==> flow/design.v <==
module alu #(
	parameter DATA_WIDTH = 32,
	parameter INST_WIDTH = 4
)(
	input                   i_clk,
	input                   i_rst_n,
	input  [DATA_WIDTH-1:0] i_data_a,
	input  [DATA_WIDTH-1:0] i_data_b,
	input  [INST_WIDTH-1:0] i_inst,
	input                   i_valid,
	output [DATA_WIDTH-1:0] o_data,
	output                  o_overflow,
	output                  o_valid
);
	reg [DATA_WIDTH - 1:0] o_data_r, o_data_w;
	reg o_overflow_r, o_overflow_w;
	reg o_valid_r, o_valid_w;
	reg [2 * DATA_WIDTH - 1:0] o_mul_temp;
	integer i;
	assign o_data = o_data_r;
	assign o_overflow = o_overflow_r;
	assign o_valid = o_valid_r;
	always @(*) begin
		if (i_valid) begin
			case (i_inst)
				4'd0: begin
					o_data_w = i_data_a + i_data_b;
					if (i_data_a[DATA_WIDTH - 1] && i_data_b[DATA_WIDTH - 1] && ~o_data_w[DATA_WIDTH - 1]) begin
						o_overflow_w = 1;
					end
					else if (~i_data_a[DATA_WIDTH - 1] && ~i_data_b[DATA_WIDTH - 1] && o_data_w[DATA_WIDTH - 1]) begin
						o_overflow_w = 1;
					end
					else begin
						o_overflow_w = 0;
					end
					o_valid_w = 1;
				end
				4'd1: begin
					o_data_w = i_data_a - i_data_b;
					if (~i_data_a[DATA_WIDTH - 1] && i_data_b[DATA_WIDTH - 1] && o_data_w[DATA_WIDTH - 1]) begin
						o_overflow_w = 1;
					end
					else if (i_data_a[DATA_WIDTH - 1] && ~i_data_b[DATA_WIDTH - 1] && ~o_data_w[DATA_WIDTH - 1]) begin
						o_overflow_w = 1;
					end
					else begin
						o_overflow_w = 0;
					end
					o_valid_w = 1;
				end
				4'd2: begin
					o_data_w = i_data_a * i_data_b;
					if ((i_data_a[DATA_WIDTH - 1] == i_data_b[DATA_WIDTH - 1]) && o_data_w[DATA_WIDTH - 1]) begin
						o_overflow_w = 1;
					end
					else if ((i_data_a[DATA_WIDTH - 1] != i_data_b[DATA_WIDTH - 1]) && ~o_data_w[DATA_WIDTH - 1]) begin
						o_overflow_w = 1;
					end
					else begin
						o_overflow_w = 0;
					end
					o_valid_w = 1;
				end
				4'd3: begin
					if (~i_data_a[DATA_WIDTH - 1] && i_data_b[DATA_WIDTH - 1]) begin
						o_data_w = i_data_a;
					end
					else if (i_data_a[DATA_WIDTH - 1] && ~i_data_b[DATA_WIDTH - 1]) begin
						o_data_w = i_data_b;
					end
					else if (i_data_a > i_data_b) begin
						o_data_w = i_data_a;
					end
					else begin
						o_data_w = i_data_b;
					end
					o_overflow_w = 0;
					o_valid_w = 1;
				end
				4'd4: begin
					if (~i_data_a[DATA_WIDTH - 1] && i_data_b[DATA_WIDTH - 1]) begin
						o_data_w = i_data_b;
					end
					else if (i_data_a[DATA_WIDTH - 1] && ~i_data_b[DATA_WIDTH - 1]) begin
						o_data_w = i_data_a;
					end
					else if (i_data_a < i_data_b) begin
						o_data_w = i_data_a;
					end
					else begin
						o_data_w = i_data_b;
					end
					o_overflow_w = 0;
					o_valid_w = 1;
				end
				4'd5: begin
					{o_overflow_w, o_data_w} = i_data_a + i_data_b;
					o_valid_w = 1;
				end
				4'd6: begin
					o_data_w = i_data_a - i_data_b;
					if (i_data_a < i_data_b) begin
						o_overflow_w = 1;
					end
					else begin
						o_overflow_w = 0;
					end
					o_valid_w = 1;
				end
				4'd7: begin
					o_mul_temp = i_data_a * i_data_b;
					o_overflow_w = 0;
					for (i = DATA_WIDTH; i < 2 * DATA_WIDTH; i = i + 1) begin
						if (o_mul_temp[i]) begin
							o_overflow_w = 1;
						end
					end
					o_data_w = o_mul_temp[DATA_WIDTH - 1:0];
					o_valid_w = 1;
				end
				4'd8: begin
					if (i_data_a > i_data_b) begin
						o_data_w = i_data_a;
					end
					else begin
						o_data_w = i_data_b;
					end
					o_overflow_w = 0;
					o_valid_w = 1;
				end
				4'd9: begin
					if (i_data_a < i_data_b) begin
						o_data_w = i_data_a;
					end
					else begin
						o_data_w = i_data_b;
					end
					o_overflow_w = 0;
					o_valid_w = 1;
				end
				4'd10: begin
					o_data_w = i_data_a & i_data_b;
					o_overflow_w = 0;
					o_valid_w = 1;
				end
				4'd11: begin
					o_data_w = i_data_a | i_data_b;
					o_overflow_w = 0;
					o_valid_w = 1;
				end
				4'd12: begin
					o_data_w = (i_data_a & ~i_data_b) | (~i_data_a & i_data_b);
					o_overflow_w = 0;
					o_valid_w = 1;
				end
				4'd13: begin
					o_data_w = ~i_data_a;
					o_overflow_w = 0;
					o_valid_w = 1;
				end
				4'd14: begin
					for (i = 0; i < DATA_WIDTH; i = i + 1) begin
						o_data_w[i] = i_data_a[DATA_WIDTH - 1 - i];
					end
					o_overflow_w = 0;
					o_valid_w = 1;
				end
				default: begin
					o_overflow_w = 0;
					o_data_w = 0;
					o_valid_w = 1;
				end
			endcase
		end
		else begin
			o_overflow_w = 0;
			o_data_w = 0;
			o_valid_w = 0;
		end
	end
	always @(posedge i_clk or negedge i_rst_n) begin
		if (~i_rst_n) begin
			o_data_r <= 0;
			o_overflow_r <= 0;
			o_valid_r <= 0;
		end
		else begin
			o_data_r <= o_data_w;
			o_overflow_r <= o_overflow_w;
			o_valid_r <= o_valid_w;
		end
	end
endmodule
==> reports on alu <==
Reports on alu
Tool output for the design above before and after an edit, in the order of the flow.
Lines under "orig" count in the file above, lines under "edited" in the edited file.
"diff" is "edited" less "orig", of the values as shown.
Operators: Yosys type, input widths -> output width; for muxes data width and select width s.
Cell names lack the library's common part.
{ "design": {"top_module": "alu", "clock": "i_clk", "lib": "sky130hd", "corner": "tt_025C_1v80"} }

Diff
Unified diff, file above to edited file.
A script made this edit. It changes what the design does and was not meant as an optimisation.
begin of diff
@@ -5,5 +5,5 @@
 	input                   i_clk,
 	input                   i_rst_n,
-	input  [DATA_WIDTH-1:0] i_data_a,
+	input  [DATA_WIDTH-1:0] i_data_a_in,
 	input  [DATA_WIDTH-1:0] i_data_b,
 	input  [INST_WIDTH-1:0] i_inst,
@@ -13,4 +13,6 @@
 	output                  o_valid
 );
+	reg [DATA_WIDTH-1:0] i_data_a;
+	always @(posedge i_clk) i_data_a <= i_data_a_in;
 	reg [DATA_WIDTH - 1:0] o_data_r, o_data_w;
 	reg o_overflow_r, o_overflow_w;
end of diff

Word level
Yosys after proc, flatten, opt, wreduce and memory -nomap, before mapping. Enables and synchronous resets that opt folds into registers are not counted as muxes. Memory bits, and registers merged into a memory's read port (data or address), are not among the register bits. Print and check cells are not counted.
{ "bits": {"columns": ["element", "orig", "edited", "diff"], "rows": [
  ["regBits", 34, 66, 32],
  ["in_bits", 71, 71, 0],
  ["out_inout_bits", 34, 34, 0],
  ["elab_cells", 131, 132, 1]
]} }
{ "op_classes": {"columns": ["element", "orig", "edited", "diff"], "rows": [
  ["add_sub_neg", 3, 3, 0],
  ["mul", 2, 2, 0],
  ["cmp", 2, 2, 0],
  ["n_eq", 16, 16, 0],
  ["mux", 81, 81, 0],
  ["logic", 12, 12, 0],
  ["n_reduce_logical", 12, 12, 0]
]} }
{ "op_table": {"columns": ["cell", "orig", "edited", "diff"], "rows": [
  ["$mux 1", 41, 41, 0],
  ["$pmux 1 s14", 32, 32, 0],
  ["$logic_and 1x1->1", 10, 10, 0],
  ["$eq 4x4->1 const B", 7, 7, 0],
  ["$mux 32", 7, 7, 0],
  ["$not 1->1", 5, 5, 0],
  ["$eq 4x3->1 const B", 4, 4, 0],
  ["$and 32x32->32", 3, 3, 0],
  ["$eq 4x2->1 const B", 2, 2, 0],
  ["$not 32->32", 2, 2, 0],
  ["$or 32x32->32", 2, 2, 0],
  ["$add 32x32->32", 1, 1, 0],
  ["$add 32x32->33", 1, 1, 0],
  ["$eq 1x1->1", 1, 1, 0],
  ["$eq 4x1->1 const B", 1, 1, 0],
  ["$gt 32x32->1", 1, 1, 0],
  ["$logic_not 4->1", 1, 1, 0],
  ["$lt 32x32->1", 1, 1, 0],
  ["$mul 32x32->32", 1, 1, 0],
  ["$mul 32x32->64", 1, 1, 0],
  ["$ne 1x1->1", 1, 1, 0],
  ["$pmux 1 s6", 1, 1, 0],
  ["$reduce_or 2->1", 1, 1, 0],
  ["$sub 32x32->32", 1, 1, 0]
]} }

Longest topological paths
Longest topological path by Yosys (ltp), each cell counted once; first at word level (registers and memories cut), then after technology mapping (sequential cells cut; the memories' decode and read muxes count).
{ "logic_depth": {"columns": ["element", "orig", "edited", "diff"], "rows": [
  ["depth_word", 35, 35, 0],
  ["ABC_AREA", "0", "0", null],
  ["depth_mapped", 36, 34, -2],
  ["ltp_nobuf", 32, 30, -2]
]} }

After synthesis
The flow's flattened synthesis, as Yosys stat reports it; memories are mapped. The netlist is that of the ABC_AREA named above (0 if unset); the other value can give another one.
{ "by_type": {"columns": ["type", "orig", "edited", "diff"], "rows": [
  ["mux2i_1", 8, 46, 38],
  ["dfxtp_1", 0, 32, 32],
  ["nor2_1", 929, 907, -22],
  ["a21oi_1", 222, 203, -19],
  ["inv_1", 967, 982, 15],
  ["a221oi_1", 25, 39, 14],
  ["nand3_1", 24, 36, 12],
  ["nand2_1", 390, 381, -9],
  ["clkbuf_1", 249, 258, 9],
  ["o221ai_1", 43, 34, -9],
  ["o22ai_1", 29, 21, -8],
  ["nand4_1", 28, 21, -7],
  ["o21a_1", 10, 17, 7],
  ["o41ai_1", 0, 7, 7],
  ["xnor2_1", 39, 33, -6],
  ["o21bai_1", 20, 26, 6],
  ["buf_1", 61, 56, -5],
  ["nor3_1", 36, 41, 5]
]} }
Not every row of either side is listed.
{ "mapped": {"columns": ["element", "orig", "edited", "diff"], "rows": [
  ["cell_count", 4961, 5032, 71],
  ["area_mm2", 0.040106, 0.0413321, 0.0012261],
  ["seqArea_mm2", 0.0008508, 0.0014914, 0.0006406],
  ["flip_flops", 34, 66, 32],
  ["buffers", 318, 327, 9]
]} }

Timing after synthesis
Source: OpenSTA report_checks on the synthesized netlist (no wires, ideal clock, input and output delay 20% of the period each), path of least setup slack; recovery checks are left aside. Register names are those of the netlist, which keeps one name where synthesis merged equal registers.
{ "synth_path": {"columns": ["element", "orig", "edited", "diff"], "rows": [
  ["path_type", "input port to flip-flop", "input port to flip-flop", null],
  ["from", "input i_data_b[11]", "input i_data_b[11]", null],
  ["to", "register o_overflow_r", "register o_overflow_r", null],
  ["period_ps", 12000, 12000, 0],
  ["input_delay_ps", 2400, 2400, 0],
  ["setup_time_ps", 129, 123, -6],
  ["launch_ps", 2400, 2400, 0],
  ["t_arrival_ps", 10240, 10744, 504],
  ["t_required_ps", 11871, 11877, 6],
  ["path_slack_ps", 1631, 1133, -498],
  ["delay_ps", 7969, 8467, 498],
  ["path_stages", 28, 27, -1],
  ["n_path_buf", 3, 3, 0],
  ["period_less_setup_slack_ps", 10369, 10867, 498]
]} }
"delay_ps" is the arrival time less input delay plus setup time.
"path_stages": output pins that drive a net of the path, with the launching flip-flop's if there is one; two outputs of one cell count as two.
"period_less_setup_slack_ps" = period - worst setup slack (recovery checks aside). The figure is calculated, with input and output delays left at 20% of the set period.
The rows between start and end are the longest chain of elaborated cells between them; the timing report does not say that the signal goes this way. Where chains are equally long, one stands for them.
A line is the first line of the expression or statement that the cell stems from. Yosys adds cells for indexed reads and writes and turns some case tables into memories.
{ "synth_between_orig": {"cell_sequence": "clkbuf_1 > inv_1 > clkbuf_1 > buf_1 > nor2_1 > fa_1 > inv_1 > fa_1 > fa_1 > fa_1 > fa_1 > inv_1 > fa_1 > fa_1 > fa_1 > ha_1 > nand2_1 > nor4_1 > inv_1 > or4_1 > o21ai_2 > a31o_4 > xor2_1 > or4_1 > nor4_1 > and4_1 > and4_1 > o22ai_1", "elab_chain_len": 35, "cells_between": 56, "classes_between": "add/sub (3); mul (2); compare (1); mux (41); logic (3); reduce/logical (6)"} }
{ "synth_lines_orig": {"columns": ["element", "line", "rtl"], "rows": [
  ["start: declaration", 8, "input [DATA_WIDTH-1:0] i_data_b,"],
  ["$mul 32x32->64", 112, "o_mul_temp = i_data_a * i_data_b;"],
  ["$mux 1 (32 in a row)", 115, "if (o_mul_temp[i]) begin"],
  ["$pmux 1 s6", 25, "case (i_inst)"],
  ["$mux 1", 24, "if (i_valid) begin"],
  ["end: assignment", 185, "o_overflow_r <= 0;"],
  ["end: assignment", 190, "o_overflow_r <= o_overflow_w;"],
  ["end: declaration", 16, "reg o_overflow_r, o_overflow_w;"]
]} }
{ "synth_between_edited": {"cell_sequence": "clkbuf_1 > inv_1 > clkbuf_1 > clkbuf_1 > nor2_1 > fa_1 > inv_1 > fa_1 > fa_1 > fa_1 > fa_1 > inv_1 > fa_1 > fa_1 > fa_1 > ha_1 > nand2_2 > nor4_2 > nand4_1 > a32o_2 > or4_4 > and2_4 > a311o_1 > or4_1 > or4_1 > nor4_2 > o21ai_1", "elab_chain_len": 35, "cells_between": 56, "classes_between": "add/sub (3); mul (2); compare (1); mux (41); logic (3); reduce/logical (6)"} }
{ "synth_lines_edited": {"columns": ["element", "line", "rtl"], "rows": [
  ["start: declaration", 8, "input [DATA_WIDTH-1:0] i_data_b,"],
  ["$mul 32x32->64", 114, "o_mul_temp = i_data_a * i_data_b;"],
  ["$mux 1 (32 in a row)", 117, "if (o_mul_temp[i]) begin"],
  ["$pmux 1 s6", 27, "case (i_inst)"],
  ["$mux 1", 26, "if (i_valid) begin"],
  ["end: assignment", 187, "o_overflow_r <= 0;"],
  ["end: assignment", 192, "o_overflow_r <= o_overflow_w;"],
  ["end: declaration", 18, "reg o_overflow_r, o_overflow_w;"]
]} }

Timing after layout
From the final timing report of the runs of set A: the path of least setup slack in the routed layout; clock arrival at registers is part of the times.
The report prints the path's times to 10 ps; the period is as set.
{ "layout_path": {"columns": ["element", "orig", "edited", "diff"], "rows": [
  ["path_type", "input port to flip-flop", "input port to flip-flop", null],
  ["from", "input i_data_b[20]", "input i_data_b[18]", null],
  ["to", "register o_overflow_r", "register o_overflow_r", null],
  ["period_ps", 12000, 12000, 0],
  ["input_delay_ps", 2400, 2400, 0],
  ["setup_time_ps", 120, 120, 0],
  ["launch_ps", 2400, 2400, 0],
  ["t_arrival_ps", 11760, 11820, 60],
  ["t_required_ps", 12150, 12290, 140],
  ["path_slack_ps", 390, 470, 80],
  ["path_stages", 28, 27, -1],
  ["n_path_buf", 2, 3, 1]
]} }
The rows between start and end are the longest chain of elaborated cells between them; the timing report does not say that the signal goes this way. Where chains are equally long, one stands for them.
{ "layout_between_orig": {"cell_sequence": "clkdlybuf4s50_1 > inv_1 > buf_4 > nor2_1 > fa_1 > inv_1 > fa_1 > fa_1 > fa_1 > fa_1 > fa_1 > fa_1 > fa_1 > inv_1 > ha_1 > a21oi_1 > o21ai_0 > a21boi_1 > nor4_1 > nor3_1 > o211ai_1 > a41oi_1 > o2111ai_1 > or4_1 > nor4_1 > and4_1 > and4_1 > o22ai_1", "elab_chain_len": 35, "cells_between": 56, "classes_between": "add/sub (3); mul (2); compare (1); mux (41); logic (3); reduce/logical (6)"} }
{ "layout_lines_orig": {"columns": ["element", "line", "rtl"], "rows": [
  ["start: declaration", 8, "input [DATA_WIDTH-1:0] i_data_b,"],
  ["$mul 32x32->64", 112, "o_mul_temp = i_data_a * i_data_b;"],
  ["$mux 1 (32 in a row)", 115, "if (o_mul_temp[i]) begin"],
  ["$pmux 1 s6", 25, "case (i_inst)"],
  ["$mux 1", 24, "if (i_valid) begin"],
  ["end: assignment", 185, "o_overflow_r <= 0;"],
  ["end: assignment", 190, "o_overflow_r <= o_overflow_w;"],
  ["end: declaration", 16, "reg o_overflow_r, o_overflow_w;"]
]} }
{ "layout_between_edited": {"cell_sequence": "clkdlybuf4s50_1 > inv_1 > nor2_1 > fa_1 > inv_1 > fa_1 > fa_1 > fa_1 > fa_1 > fa_1 > fa_1 > fa_1 > inv_1 > ha_1 > buf_4 > inv_1 > o21bai_1 > nor4_1 > a31oi_1 > o2111ai_1 > a2111oi_0 > buf_4 > nand4b_1 > or4_1 > or4_1 > nor4_2 > o21ai_1", "elab_chain_len": 35, "cells_between": 56, "classes_between": "add/sub (3); mul (2); compare (1); mux (41); logic (3); reduce/logical (6)"} }
{ "layout_lines_edited": {"columns": ["element", "line", "rtl"], "rows": [
  ["start: declaration", 8, "input [DATA_WIDTH-1:0] i_data_b,"],
  ["$mul 32x32->64", 114, "o_mul_temp = i_data_a * i_data_b;"],
  ["$mux 1 (32 in a row)", 117, "if (o_mul_temp[i]) begin"],
  ["$pmux 1 s6", 27, "case (i_inst)"],
  ["$mux 1", 26, "if (i_valid) begin"],
  ["end: assignment", 187, "o_overflow_r <= 0;"],
  ["end: assignment", 192, "o_overflow_r <= o_overflow_w;"],
  ["end: declaration", 18, "reg o_overflow_r, o_overflow_w;"]
]} }

Measured runs
Runs of the flow (Yosys, OpenROAD) on both versions; the two runs of a pair have the same settings. The constraints put input and output delay at 20% of the set period each and load the outputs with 0.01 pF.
{ "flow_settings_set_A": {"CORE_UTILIZATION": 40, "period_ns": 12.0, "CAP_MARGIN": 20, "CORE_MARGIN": 2, "SLEW_MARGIN": 20} }
{ "measured_set_A": {"columns": ["element", "orig", "edited", "diff"], "rows": [
  ["post_synth_area_mm2", 0.040106, 0.0413321, 0.0012261],
  ["die_area_mm2", 0.102813, 0.105918, 0.003105],
  ["layout_stdcell_area_mm2", 0.0437582, 0.0449243, 0.0011661],
  ["fin_util_frac", 0.439, 0.44, 0.001],
  ["ws_setup_ps", 391, 468, 77],
  ["fin_tns_ps", 0, 0, 0],
  ["clock_period_reached_ps", 11609, 11532, -77]
]} }
{ "flow_settings_set_B": {"CAP_MARGIN": 30, "CORE_ASPECT_RATIO": 1.17, "CORE_MARGIN": 9, "CORE_UTILIZATION": 45, "MAX_ROUTING_LAYER": "met5", "MIN_ROUTING_LAYER": "met1", "PLACE_DENSITY_LB_ADDON": 0.12, "TNS_END_PERCENT": 50, "period_ns": 18.5, "SLEW_MARGIN": 20} }
{ "measured_set_B": {"columns": ["element", "orig", "edited", "diff"], "rows": [
  ["post_synth_area_mm2", 0.040106, 0.0413321, 0.0012261],
  ["die_area_mm2", 0.100227, 0.103117, 0.002890],
  ["layout_stdcell_area_mm2", 0.0424545, 0.0438996, 0.0014451],
  ["fin_util_frac", 0.48, 0.485, 0.005],
  ["ws_setup_ps", 4763, 4606, -157],
  ["fin_tns_ps", 0, 0, 0],
  ["clock_period_reached_ps", 13736, 13894, 158]
]} }
"clock_period_reached_ps" is the run's clock period less its worst setup slack. It is reckoned from that one timing run; input and output delays stay at 20% of the period that was set.
